==> flow/design.v <==
`timescale 1ns / 1ps
module hx711driver (
    input clk,
    input reset,
    input logic ce,  
    input logic [15:0] dvsr,  
    input logic start,
    output logic [23:0] dout,
    output logic hx711_done_tick,
    output logic ready,
    output logic sclk,
    input logic hx711_in
);
typedef enum {idle, cpha_delay, p0, p1, g0, g1} state_type;
state_type state_reg;
state_type state_next;
logic p_clk;
logic [15:0] c_reg;
logic [15:0] c_next;
logic hx711_clk_reg;
logic hx711_clk_next;
logic ready_i;
logic hx711_done_tick_i;
logic [5:0] n_reg;
logic [5:0] n_next;
logic [23:0] si_reg;
logic [23:0] si_next;
always_ff @(posedge clk, posedge reset)
    if (reset) begin
        state_reg <= idle;
        si_reg <= 0;
        n_reg <= 0;
        c_reg <= 0;
        hx711_clk_reg <= 0;
    end
    else if (ce) begin
        state_reg <= state_next;
        si_reg <= si_next;
        n_reg <= n_next;
        c_reg <= c_next;
        hx711_clk_reg <= hx711_clk_next;
    end
always_comb
begin
    state_next = state_reg;  
    ready_i = 0;
    hx711_done_tick_i = 0;
    si_next = si_reg;
    n_next = n_reg;
    c_next = c_reg;
    case (state_reg)
        idle: begin
                ready_i = 1;  
                if (start & !hx711_in) begin  
                    n_next = 0;  
                    c_next =0;   
                    state_next = cpha_delay;  
                end
            end
        cpha_delay: begin
                if (c_reg==dvsr) begin  
                    state_next = p0;  
                    c_next = 0;   
                end
                else
                    c_next = c_reg + 1;  
            end
        p0: begin
                if (c_reg==dvsr) begin  
                    state_next = p1;   
                    si_next = {si_reg[22:0], hx711_in};  
                    c_next = 0;  
                end
                else
                    c_next = c_reg + 1;   
            end
        p1: begin
                if (c_reg==dvsr) begin  
                    if (n_reg==23) begin  
                        state_next = g0;  
                        c_next = 0;  
                    end
                    else begin
                        state_next = p0;   
                        n_next = n_reg + 1;   
                        c_next = 0;   
                    end
                end
                else
                    c_next = c_reg + 1;  
            end
        g0: begin
                if (c_reg==dvsr) begin  
                    state_next = g1;  
                    c_next = 0;  
                end
                else
                    c_next = c_reg + 1;   
            end
        g1: begin
                if (c_reg==dvsr) begin  
                    hx711_done_tick_i = 1;   
                    state_next = idle;   
                end
                else
                    c_next = c_reg + 1;  
            end
     endcase
end
assign ready = ready_i;
assign hx711_done_tick = hx711_done_tick_i;
assign p_clk = (state_next==p0) || (state_next == g0);
assign hx711_clk_next = p_clk;
assign dout = si_reg;
assign sclk = hx711_clk_reg;
endmodule
`timescale 1ns / 1ps
module seven_seg_driver (
    input logic clock,
    input logic reset,
    input logic [23:0] binary_in,
    output logic [7:0] segments_out,  
    output logic [7:0] anodes_out      
);
    logic [15:0] refresh_counter;
    logic refresh_tick;
    always_ff @(posedge clock, posedge reset) begin
        if (reset) begin
            refresh_counter <= '0;
            refresh_tick <= 1'b0;
        end else begin
            refresh_tick <= 1'b0;  
            if (refresh_counter == 16'd1023) begin
                refresh_counter <= '0;
                refresh_tick <= 1'b1;
            end else begin
                refresh_counter <= refresh_counter + 1;
            end
        end
    end
    logic [31:0] bcd_digits;  
    always_comb begin
        logic [23:0] bin_copy;
        logic [31:0] bcd_temp;
        bin_copy = binary_in;
        bcd_temp = '0;
        for (int i = 0; i < 24; i++) begin
            for (int j = 0; j < 8; j++) begin
                if (bcd_temp[ (j*4) +: 4 ] > 4) begin
                bcd_temp[ (j*4) +: 4 ] = bcd_temp[ (j*4) +: 4 ] + 3;
                end
            end
            {bcd_temp, bin_copy} = {bcd_temp, bin_copy} << 1;
        end
        bcd_digits = bcd_temp;  
    end
    logic [2:0] digit_selector;  
    logic [3:0] current_bcd_digit;  
    always_ff @(posedge clock, posedge reset) begin
        if (reset) begin
            digit_selector <= '0;
        end else if (refresh_tick) begin
            digit_selector <= digit_selector + 1;  
        end
    end
    always_comb begin
        case (digit_selector)
            3'd0:    current_bcd_digit = bcd_digits[3:0];    
            3'd1:    current_bcd_digit = bcd_digits[7:4];    
            3'd2:    current_bcd_digit = bcd_digits[11:8];   
            3'd3:    current_bcd_digit = bcd_digits[15:12];  
            3'd4:    current_bcd_digit = bcd_digits[19:16];  
            3'd5:    current_bcd_digit = bcd_digits[23:20];  
            3'd6:    current_bcd_digit = bcd_digits[27:24];  
            3'd7:    current_bcd_digit = bcd_digits[31:28];  
            default: current_bcd_digit = 4'b1111;          
        endcase
    end
    always_comb begin
        case (current_bcd_digit)
            4'd0:    segments_out = 8'b00000011;  
            4'd1:    segments_out = 8'b10011111;  
            4'd2:    segments_out = 8'b00100101;  
            4'd3:    segments_out = 8'b00001101;  
            4'd4:    segments_out = 8'b10011001;  
            4'd5:    segments_out = 8'b01001001;  
            4'd6:    segments_out = 8'b01000001;  
            4'd7:    segments_out = 8'b00011111;  
            4'd8:    segments_out = 8'b00000001;  
            4'd9:    segments_out = 8'b00001001;  
            default: segments_out = 8'b11111111;  
        endcase
    end
    always_comb begin
        case (digit_selector)
            3'd0:    anodes_out = 8'b11111110;  
            3'd1:    anodes_out = 8'b11111101;  
            3'd2:    anodes_out = 8'b11111011;  
            3'd3:    anodes_out = 8'b11110111;  
            3'd4:    anodes_out = 8'b11101111;  
            3'd5:    anodes_out = 8'b11011111;  
            3'd6:    anodes_out = 8'b10111111;  
            3'd7:    anodes_out = 8'b01111111;  
            default: anodes_out = 8'b11111111;  
        endcase
    end
endmodule
`timescale 1ns / 1ps
module top_nexys_a7 (
    input logic clock,       
    input logic reset,
    input logic hx711_data_in,
    output logic hx711_sclk_out,
    output logic [5:0] states_led,
    output logic [7:0] DDP,
    output logic [7:0] AN
);
    logic clock50MHz;
    always_ff @(posedge clock, posedge reset) begin
        if (reset) clock50MHz <= 0;
        else       clock50MHz <= ~clock50MHz;
    end
    logic ce_50;
    assign ce_50 = ~clock50MHz;
    logic hx711_data_sync1, hx711_data_sync2;
    always_ff @(posedge clock) begin
        if (ce_50) begin
            hx711_data_sync1 <= hx711_data_in;
            hx711_data_sync2 <= hx711_data_sync1;
        end
    end
    logic [23:0] s_hx711_raw_bits; 
    logic        s_hx711_tick;     
    hx711driver inst_hx711_driver (
        .clk(clock), 
        .reset(reset), 
        .ce(ce_50),
        .dvsr(16'd50), 
        .start(1'b1), 
        .dout(s_hx711_raw_bits), 
        .hx711_done_tick(s_hx711_tick),
        .ready(), 
        .sclk(hx711_sclk_out), 
        .hx711_in(hx711_data_sync2) 
    );
    logic signed [31:0] data_signed;
    assign data_signed = {{8{s_hx711_raw_bits[23]}}, s_hx711_raw_bits};
    logic s_tick_sync_r, s_tick_rising;
    always_ff @(posedge clock) s_tick_sync_r <= s_hx711_tick;
    assign s_tick_rising = s_hx711_tick && !s_tick_sync_r; 
    localparam int CLOCKS_PER_SECOND = 100_000;
    localparam int THRESHOLD = 50;                      
    localparam int NOISE_LIMIT = 15000; 
    int timer_1sec;
    logic signed [63:0] accumulator_sum; 
    int sample_count;
    int consecutive_outliers;
    logic signed [31:0] current_second_avg;
    logic signed [31:0] previous_second_avg;
    logic signed [31:0] display_stable_val;
    logic signed [31:0] r_sample_captured;  
    typedef enum logic [3:0] {
        ST_IDLE,          
        ST_SAMPLE_CALC,   
        ST_SAMPLE_CHECK,  
        ST_SAMPLE_ACCUM,  
        ST_PREP_DIV,      
        ST_DIVIDE,        
        ST_UPDATE,        
        ST_CLEANUP        
    } state_t;
    state_t state;
    logic [63:0] div_dividend;
    logic [63:0] div_remainder;
    logic [31:0] div_divisor;
    logic [31:0] div_quotient;
    logic [6:0]  div_counter;
    logic        div_sign_bit;
    logic signed [31:0] r_diff;
    logic [31:0] r_abs_diff;
    logic        r_is_valid_sample;
    always_ff @(posedge clock, posedge reset) begin
        if (reset) begin
            timer_1sec <= '0;
            accumulator_sum <= '0;
            sample_count <= '0;
            current_second_avg <= '0;
            previous_second_avg <= '0;
            display_stable_val <= '0;
            states_led <= '0;
            state <= ST_IDLE;
            div_dividend <= 0; 
            div_remainder <= 0; 
            div_divisor <= 0;
            div_quotient <= 0; 
            div_counter <= 0; 
            div_sign_bit <= 0;
            consecutive_outliers <= 0;
            r_sample_captured <= 0;
            r_diff <= 0;
            r_abs_diff <= 0;
            r_is_valid_sample <= 0;
        end
        else begin
            case (state)
                ST_IDLE: begin
                    if (s_tick_rising) begin
                        r_sample_captured <= data_signed;  
                        state <= ST_SAMPLE_CALC;           
                    end 
                    else if (timer_1sec == CLOCKS_PER_SECOND - 1) begin
                        timer_1sec <= 0;
                        state <= ST_PREP_DIV;
                    end 
                    else begin
                        timer_1sec <= timer_1sec + 1;
                    end
                end
                ST_SAMPLE_CALC: begin
                    if (timer_1sec != CLOCKS_PER_SECOND - 1) timer_1sec <= timer_1sec + 1;
                    r_diff <= r_sample_captured - current_second_avg;
                    state <= ST_SAMPLE_CHECK;
                end
                ST_SAMPLE_CHECK: begin
                    if (timer_1sec != CLOCKS_PER_SECOND - 1) timer_1sec <= timer_1sec + 1;
                    if (r_diff < 0) r_abs_diff <= unsigned'(-r_diff);
                    else            r_abs_diff <= unsigned'(r_diff);
                    state <= ST_SAMPLE_ACCUM;
                end
                ST_SAMPLE_ACCUM: begin
                    if (timer_1sec != CLOCKS_PER_SECOND - 1) timer_1sec <= timer_1sec + 1;
                    if (r_abs_diff < NOISE_LIMIT || current_second_avg == 0 || consecutive_outliers >= 3) begin
                        accumulator_sum <= accumulator_sum + r_sample_captured;
                        sample_count <= sample_count + 1;
                        consecutive_outliers <= 0;
                    end else begin
                        consecutive_outliers <= consecutive_outliers + 1;
                    end
                    state <= ST_IDLE;  
                end
                ST_PREP_DIV: begin
                    if (sample_count == 0) begin
                        current_second_avg <= 0;
                        state <= ST_UPDATE;
                    end else begin
                        if (accumulator_sum < 0) begin
                            div_dividend <= unsigned'(-accumulator_sum);
                            div_sign_bit <= 1'b1;
                        end else begin
                            div_dividend <= unsigned'(accumulator_sum);
                            div_sign_bit <= 1'b0;
                        end
                        div_divisor   <= unsigned'(sample_count);
                        div_remainder <= 0;
                        div_quotient  <= 0;
                        div_counter   <= 63; 
                        state <= ST_DIVIDE;
                    end
                end
                ST_DIVIDE: begin
                    div_remainder = (div_remainder << 1) | (div_dividend[div_counter]);
                    if (div_remainder >= div_divisor) begin
                        div_remainder = div_remainder - div_divisor;
                        div_quotient[div_counter] = 1'b1; 
                    end
                    if (div_counter == 0) state <= ST_UPDATE;
                    else div_counter <= div_counter - 1;
                end
                ST_UPDATE: begin
                    logic signed [31:0] temp_avg;
                    if (div_sign_bit) temp_avg = signed'(-div_quotient);
                    else              temp_avg = signed'(div_quotient);
                    current_second_avg <= temp_avg;
                    display_stable_val <= temp_avg;
                    if ((previous_second_avg - temp_avg) > THRESHOLD) states_led <= 6'b101101; 
                    else states_led <= 6'b000000;
                    state <= ST_CLEANUP;
                end
                ST_CLEANUP: begin
                    previous_second_avg <= current_second_avg;
                    accumulator_sum <= 0;
                    sample_count <= 0;
                    state <= ST_IDLE; 
                end
                default: state <= ST_IDLE;
            endcase
        end
    end
    logic [23:0] final_display_number;
    always_comb begin
        if (display_stable_val < 0) final_display_number = unsigned'(-display_stable_val);
        else                        final_display_number = unsigned'(display_stable_val);
    end
    seven_seg_driver inst_display (
        .clock(clock),                  
        .reset(reset),                
        .binary_in(final_display_number),   
        .segments_out(DDP),           
        .anodes_out(AN)               
    );
endmodule
# Tool chain data of top_nexys_a7
# What the tools print for top_nexys_a7, step after step.
# Line numbers count from 1 in the design file above.
# Not given: n/a
# inputs
top,top_nexys_a7
clk_port,clock
lib,sky130hd
lib_corner,tt_025C_1v80

# After elaboration
# Source: Yosys, flattened and elaborated, memories not mapped. Widths are those after wreduce. Registers that Yosys merges into a memory's read port (data or address) are not register bits. Print and check cells do not count.
# Memory sizes are those after Yosys's memory passes, which may raise the word count (mostly to a power of two), join words into wider ones and drop unused or constant bits.
# classes
n_addsub,173
compare,163
eq_ne,39
n_shift,2
mux,209
n_logic,6
reduce_logical,31
# ops
cell,count
4-bit by 3-bit > comparator with 1-bit output (second input constant),148
4-bit 2-to-1 mux,138
32-bit 2-to-1 mux,17
4-bit by 2-bit adder with 4-bit output (second input constant),133
32-bit case mux with 2-bit select,4
32-bit case mux with 6-bit select,1
64-bit case mux with 2-bit select,1
64-bit 2-to-1 mux,2
63-bit case mux with 2-bit select,1
63-bit 2-to-1 mux,2
32-bit by 2-bit adder with 32-bit output (second input constant),3
32-bit by 2-bit == test with 1-bit output (second input constant),3
32-bit by 3-bit == test with 1-bit output (second input constant),3
32-bit zero test,3
3-bit 2-to-1 mux,22
32-bit by 1-bit less-than comparator with 1-bit output (second input constant),2
32-bit negator,2
64-bit by 1-bit less-than comparator with 1-bit output (second input constant),1
64-bit by 1-bit OR with 64-bit output,1
64-bit by 24-bit adder with 64-bit output,1
64-bit by 32-bit greater-or-equal comparator with 1-bit output,1
64-bit by 7-bit variable part select with 1-bit output,1
64-bit negator,1
16-bit 2-to-1 mux,4
63-bit by 32-bit subtractor with 63-bit output,1
16-bit case mux with 3-bit select,1
3-bit by 2-bit adder with 3-bit output (second input constant),15
1-bit by 8-bit variable shift with 32-bit output (first input constant),1
# Not listed: further kinds 58, cells in them 110.
# bits
ff_bits,656
romBits,176
memories,2
input_bits,3
output_inout_bits,23
# mem_list
memory,words,width,read_ports,wr,line_no,source
(name not given),16,7,1,0,180,case (current_bcd_digit)
(name not given),8,8,1,0,195,case (digit_selector)

# Logic depth
# Depth = most cells in a row (Yosys ltp): at word level without a register or memory, in the mapped netlist without a sequential cell, where the memories' decode and read muxes count.
# logic_depth
depth_word,49
abc_area,0
depth_mapped,112
ltp_nobuf,106

# Mapped cells and area
# The flow's flattened synthesis, as Yosys stat reports it; memories are mapped. The netlist is that of the ABC_AREA named above (0 if unset); the other value can give another one.
# by_type
cell,count,area_total_um2
sky130_fd_sc_hd__dfrtp_1,617,1.54E+04
sky130_fd_sc_hd__ha_1,282,3.53E+03
sky130_fd_sc_hd__xor2_1,272,2.38E+03
sky130_fd_sc_hd__nand2_1,563,2.11E+03
sky130_fd_sc_hd__xnor2_1,211,1.85E+03
sky130_fd_sc_hd__o21ai_0,366,1.83E+03
sky130_fd_sc_hd__mux2_2,160,1.8E+03
sky130_fd_sc_hd__nor2_1,472,1.77E+03
sky130_fd_sc_hd__a21oi_1,345,1.73E+03
sky130_fd_sc_hd__a21o_1,157,1178.63
sky130_fd_sc_hd__inv_1,248,930.893
sky130_fd_sc_hd__mux2i_1,85,850.816
sky130_fd_sc_hd__nand3_1,143,715.686
sky130_fd_sc_hd__nor3_1,141,705.677
sky130_fd_sc_hd__a22o_1,68,595.571
sky130_fd_sc_hd__nor4_1,88,550.528
sky130_fd_sc_hd__clkbuf_1,136,510.49
sky130_fd_sc_hd__nand2b_1,79,494.224
# Not listed: further types 142, cells in them 1311.
# mapped
stdcells,5744
area_um2,50030.5
seqArea_um2,15572.4
ffs,622
buf_cells,206
# The figures by module come from a second, unflattened synthesis with its own total; it is not the netlist above.
# hier_totals
cells_unflattened,6330
area_unflattened_um2,52839.4
# Each row is one instance without its submodules.
# by_module
mod,instances,n_cells,area_um2
top_nexys_a7,1,3782,34176.5
seven_seg_driver,1,2280,15701.3
hx711driver,1,268,2961.6

# Path before layout
# Path of least setup slack by OpenSTA after synthesis, without wires, with an ideal clock, recovery checks aside; 20% of the period is set as input and as output delay. Where synthesis merged equal registers, the netlist keeps one of their names.
# synth_timing
path_type,reg2out
from,register display_stable_val[8]
to,output port DDP[2]
tclk_ps,40000
out_delay_ps,8000
arrival_ps,21803
required_ps,32000
setup_slack_ps,10197
path_delay_ps,21803
stages,106
path_buffers,11
synth_period_reached_ps,29803
# "path_delay_ps" is the arrival time less input delay plus setup time.
# A path that ends at an output port has no setup time.
# "stages" counts driving pins, that of a launching flip-flop among them; a cell with two outputs on the path counts twice.
# "synth_period_reached_ps" = period - worst setup slack (recovery checks aside). The figure is calculated, with input and output delays left at 20% of the set period.
# Between the ends stands the longest chain of elaborated cells between them, by number of cells; it is not shown to be the way that was timed. Of several equally long chains one is given.
# A line is the first line of the expression or statement that the cell stems from. Yosys adds cells for indexed reads and writes and turns some case tables into memories.
# The chain passes a memory read, where the word-level depth is cut; so it can be longer than that depth.
# synth_between
cell_sequence,sky130_fd_sc_hd__dfrtp_1 -> sky130_fd_sc_hd__or4_4 -> sky130_fd_sc_hd__or3_1 -> sky130_fd_sc_hd__buf_4 -> sky130_fd_sc_hd__o311a_4 -> sky130_fd_sc_hd__or3_4 -> sky130_fd_sc_hd__nand2_1 -> sky130_fd_sc_hd__ha_1 -> sky130_fd_sc_hd__or3_1 -> sky130_fd_sc_hd__nor4_1 -> sky130_fd_sc_hd__or4_1 -> sky130_fd_sc_hd__clkbuf_2 -> sky130_fd_sc_hd__nand2_1 -> sky130_fd_sc_hd__o221a_2 -> sky130_fd_sc_hd__and2_4 -> sky130_fd_sc_hd__inv_1 -> sky130_fd_sc_hd__ha_1 -> sky130_fd_sc_hd__or3_1 -> [... 70 more ...] -> sky130_fd_sc_hd__o21ba_2 -> sky130_fd_sc_hd__xnor2_1 -> sky130_fd_sc_hd__ha_1 -> sky130_fd_sc_hd__nor2_1 -> sky130_fd_sc_hd__or3_1 -> sky130_fd_sc_hd__o211a_1 -> sky130_fd_sc_hd__xor2_1 -> sky130_fd_sc_hd__ha_1 -> sky130_fd_sc_hd__o21bai_2 -> sky130_fd_sc_hd__xor2_1 -> sky130_fd_sc_hd__o221ai_1 -> sky130_fd_sc_hd__a21oi_1 -> sky130_fd_sc_hd__a32oi_4 -> sky130_fd_sc_hd__inv_2 -> sky130_fd_sc_hd__ha_1 -> sky130_fd_sc_hd__inv_1 -> sky130_fd_sc_hd__mux2i_1 -> sky130_fd_sc_hd__a22oi_1
elab_chain_cells,50
cone_cells,452
lines_between,5
classes_between,add/sub: 150; compare: 150; mux: 151; memory: 1
# synth_lines
item,line_no,source
from (decl),260,logic signed [31:0] display_stable_val;
from (assign),289,display_stable_val <= '0;
from (assign),374,display_stable_val <= temp_avg;
24-bit negator,391,if (display_stable_val < 0) final_display_number = unsigned'(-display_stable_val);
24-bit 2-to-1 mux,391,
1-bit by 2-bit adder with 3-bit output,150,bcd_temp[ (j*4) +: 4 ] = bcd_temp[ (j*4) +: 4 ] + 3;
3-bit 2-to-1 mux,149,if (bcd_temp[ (j*4) +: 4 ] > 4) begin
4-bit by 3-bit > comparator with 1-bit output,149,
4-bit 2-to-1 mux,149,
4-bit by 3-bit > comparator with 1-bit output,149,
[... 36 more ...],n/a,
4-bit 2-to-1 mux,149,
4-bit by 2-bit adder with 4-bit output,150,
4-bit 2-to-1 mux,149,
4-bit by 2-bit adder with 4-bit output,150,
4-bit 2-to-1 mux,149,
4-bit case mux with 8-bit select,167,case (digit_selector)
memory read 16 x 7 bit,180,case (current_bcd_digit)
to (decl),215,"output logic [7:0] DDP,"

# Path in the finished layout
# Path of least setup slack in the final report of stored run 1 (OpenROAD, finished layout, wires in). Where an end is a register, its clock arrival counts in the times.
# The report prints the path's times to 10 ps; the period is as set.
# layout_timing
path_type,reg2out
from,register display_stable_val[8]
to,output port DDP[4]
tclk_ps,40000
out_delay_ps,8000
arrival_ps,25770
required_ps,32000
setup_slack_ps,6230
stages,93
path_buffers,1
# Between the ends stands the longest chain of elaborated cells between them, by number of cells; it is not shown to be the way that was timed. Of several equally long chains one is given.
# The chain passes a memory read, where the word-level depth is cut; so it can be longer than that depth.
# layout_between
cell_sequence,sky130_fd_sc_hd__dfrtp_1 -> sky130_fd_sc_hd__or4_4 -> sky130_fd_sc_hd__or3_1 -> sky130_fd_sc_hd__nor3_1 -> sky130_fd_sc_hd__or3_4 -> sky130_fd_sc_hd__nand2_1 -> sky130_fd_sc_hd__ha_1 -> sky130_fd_sc_hd__or3_1 -> sky130_fd_sc_hd__nor4_1 -> sky130_fd_sc_hd__nor4_1 -> sky130_fd_sc_hd__nand2b_1 -> sky130_fd_sc_hd__o221a_2 -> sky130_fd_sc_hd__and2_4 -> sky130_fd_sc_hd__inv_1 -> sky130_fd_sc_hd__ha_1 -> sky130_fd_sc_hd__or3_1 -> sky130_fd_sc_hd__o32ai_1 -> sky130_fd_sc_hd__nor3_1 -> [... 57 more ...] -> sky130_fd_sc_hd__ha_1 -> sky130_fd_sc_hd__o21ai_1 -> sky130_fd_sc_hd__xnor2_1 -> sky130_fd_sc_hd__ha_1 -> sky130_fd_sc_hd__nor2_1 -> sky130_fd_sc_hd__or3_1 -> sky130_fd_sc_hd__o211ai_1 -> sky130_fd_sc_hd__mux2_2 -> sky130_fd_sc_hd__a21oi_1 -> sky130_fd_sc_hd__mux2i_1 -> sky130_fd_sc_hd__nor2_1 -> sky130_fd_sc_hd__a2111oi_2 -> sky130_fd_sc_hd__o22ai_1 -> sky130_fd_sc_hd__inv_1 -> sky130_fd_sc_hd__ha_1 -> sky130_fd_sc_hd__nor3_1 -> sky130_fd_sc_hd__a21oi_1 -> sky130_fd_sc_hd__clkdlybuf4s50_1
elab_chain_cells,50
cone_cells,452
lines_between,5
classes_between,add/sub: 150; compare: 150; mux: 151; memory: 1
# layout_lines
item,line_no,source
from (decl),260,logic signed [31:0] display_stable_val;
from (assign),289,display_stable_val <= '0;
from (assign),374,display_stable_val <= temp_avg;
24-bit negator,391,if (display_stable_val < 0) final_display_number = unsigned'(-display_stable_val);
24-bit 2-to-1 mux,391,
1-bit by 2-bit adder with 3-bit output,150,bcd_temp[ (j*4) +: 4 ] = bcd_temp[ (j*4) +: 4 ] + 3;
3-bit 2-to-1 mux,149,if (bcd_temp[ (j*4) +: 4 ] > 4) begin
4-bit by 3-bit > comparator with 1-bit output,149,
4-bit 2-to-1 mux,149,
4-bit by 3-bit > comparator with 1-bit output,149,
[... 36 more ...],n/a,
4-bit 2-to-1 mux,149,
4-bit by 2-bit adder with 4-bit output,150,
4-bit 2-to-1 mux,149,
4-bit by 2-bit adder with 4-bit output,150,
4-bit 2-to-1 mux,149,
4-bit case mux with 8-bit select,167,case (digit_selector)
memory read 16 x 7 bit,180,case (current_bcd_digit)
to (decl),215,"output logic [7:0] DDP,"

# Below are 4 stored runs of the flow (Yosys, OpenROAD; platform sky130hd) on top_nexys_a7, each with its settings and what was measured, unordered. Constraints: input delay and output delay 20% of the set period each, output load 0.01 pF.
# "period_less_ws_ps": clock period set for the run, less the worst setup slack. It is reckoned from that one timing run; input and output delays stay at 20% of the period that was set.
# "critical_path_time_ps" is the time allowed to the run's worst setup path (the clock period less input and output delay, where it has them) less its slack. Clock arrival times count: a late capture clock shortens it, a late launch clock lengthens it.
# By "power.total_uw" is meant OpenSTA's value without simulated activity: inputs other than the clock are taken to toggle once in ten clock periods, and the tool carries that through the logic.
# "critical_path_time_ps" is known to 10 ps.
# A setting shown as . is not set for that run.
setting or result,stored run 1,stored run 2,stored run 3,stored run 4
CELL_PAD_IN_SITES_GLOBAL_PLACEMENT,2,.,.,.
MAX_ROUTING_LAYER,met4,met5,met5,met4
period_ns,40.0,22.7,40.0,40.0
CAP_MARGIN,20,20,0,0
CORE_MARGIN,2,2,2,2
CORE_UTILIZATION,40,44,40,40
SLEW_MARGIN,20,20,30,30
CELL_PAD_IN_SITES_DETAIL_PLACEMENT,.,0,.,.
GPL_ROUTABILITY_DRIVEN,.,0,.,.
GPL_TIMING_DRIVEN,.,0,0,0
PLACE_DENSITY,.,0.4,0.88,.
SETUP_SLACK_MARGIN,.,0.92,1.8,.
ABC_AREA,.,.,1,1
CTS_CLUSTER_DIAMETER,.,.,236,.
PLACE_DENSITY_LB_ADDON,.,.,.,0.22
timing.setup.ws_ps,6234,-2674,13441,13828
post_route_util_pct,43.9,52.6,44.2,44.3
die_footprint_um2,127921.0,116417.0,125642.0,125642.0
timing.setup.tns_ps,0,-18363,0,0
timing.hold.ws_ps,432,375,424,420
post_route_stdcell_area_um2,54407.2,59304.4,53902.9,54001.8
critical_path_time_ps,25770,20830,18560,18170
path_kind,reg2out,reg2out,reg2out,reg2out
synthArea_um2,50030.5,50030.5,49128.4,49128.4
period_less_ws_ps,33766,25374,26559,26172
power.total_uw,1383,2359,1295,1310
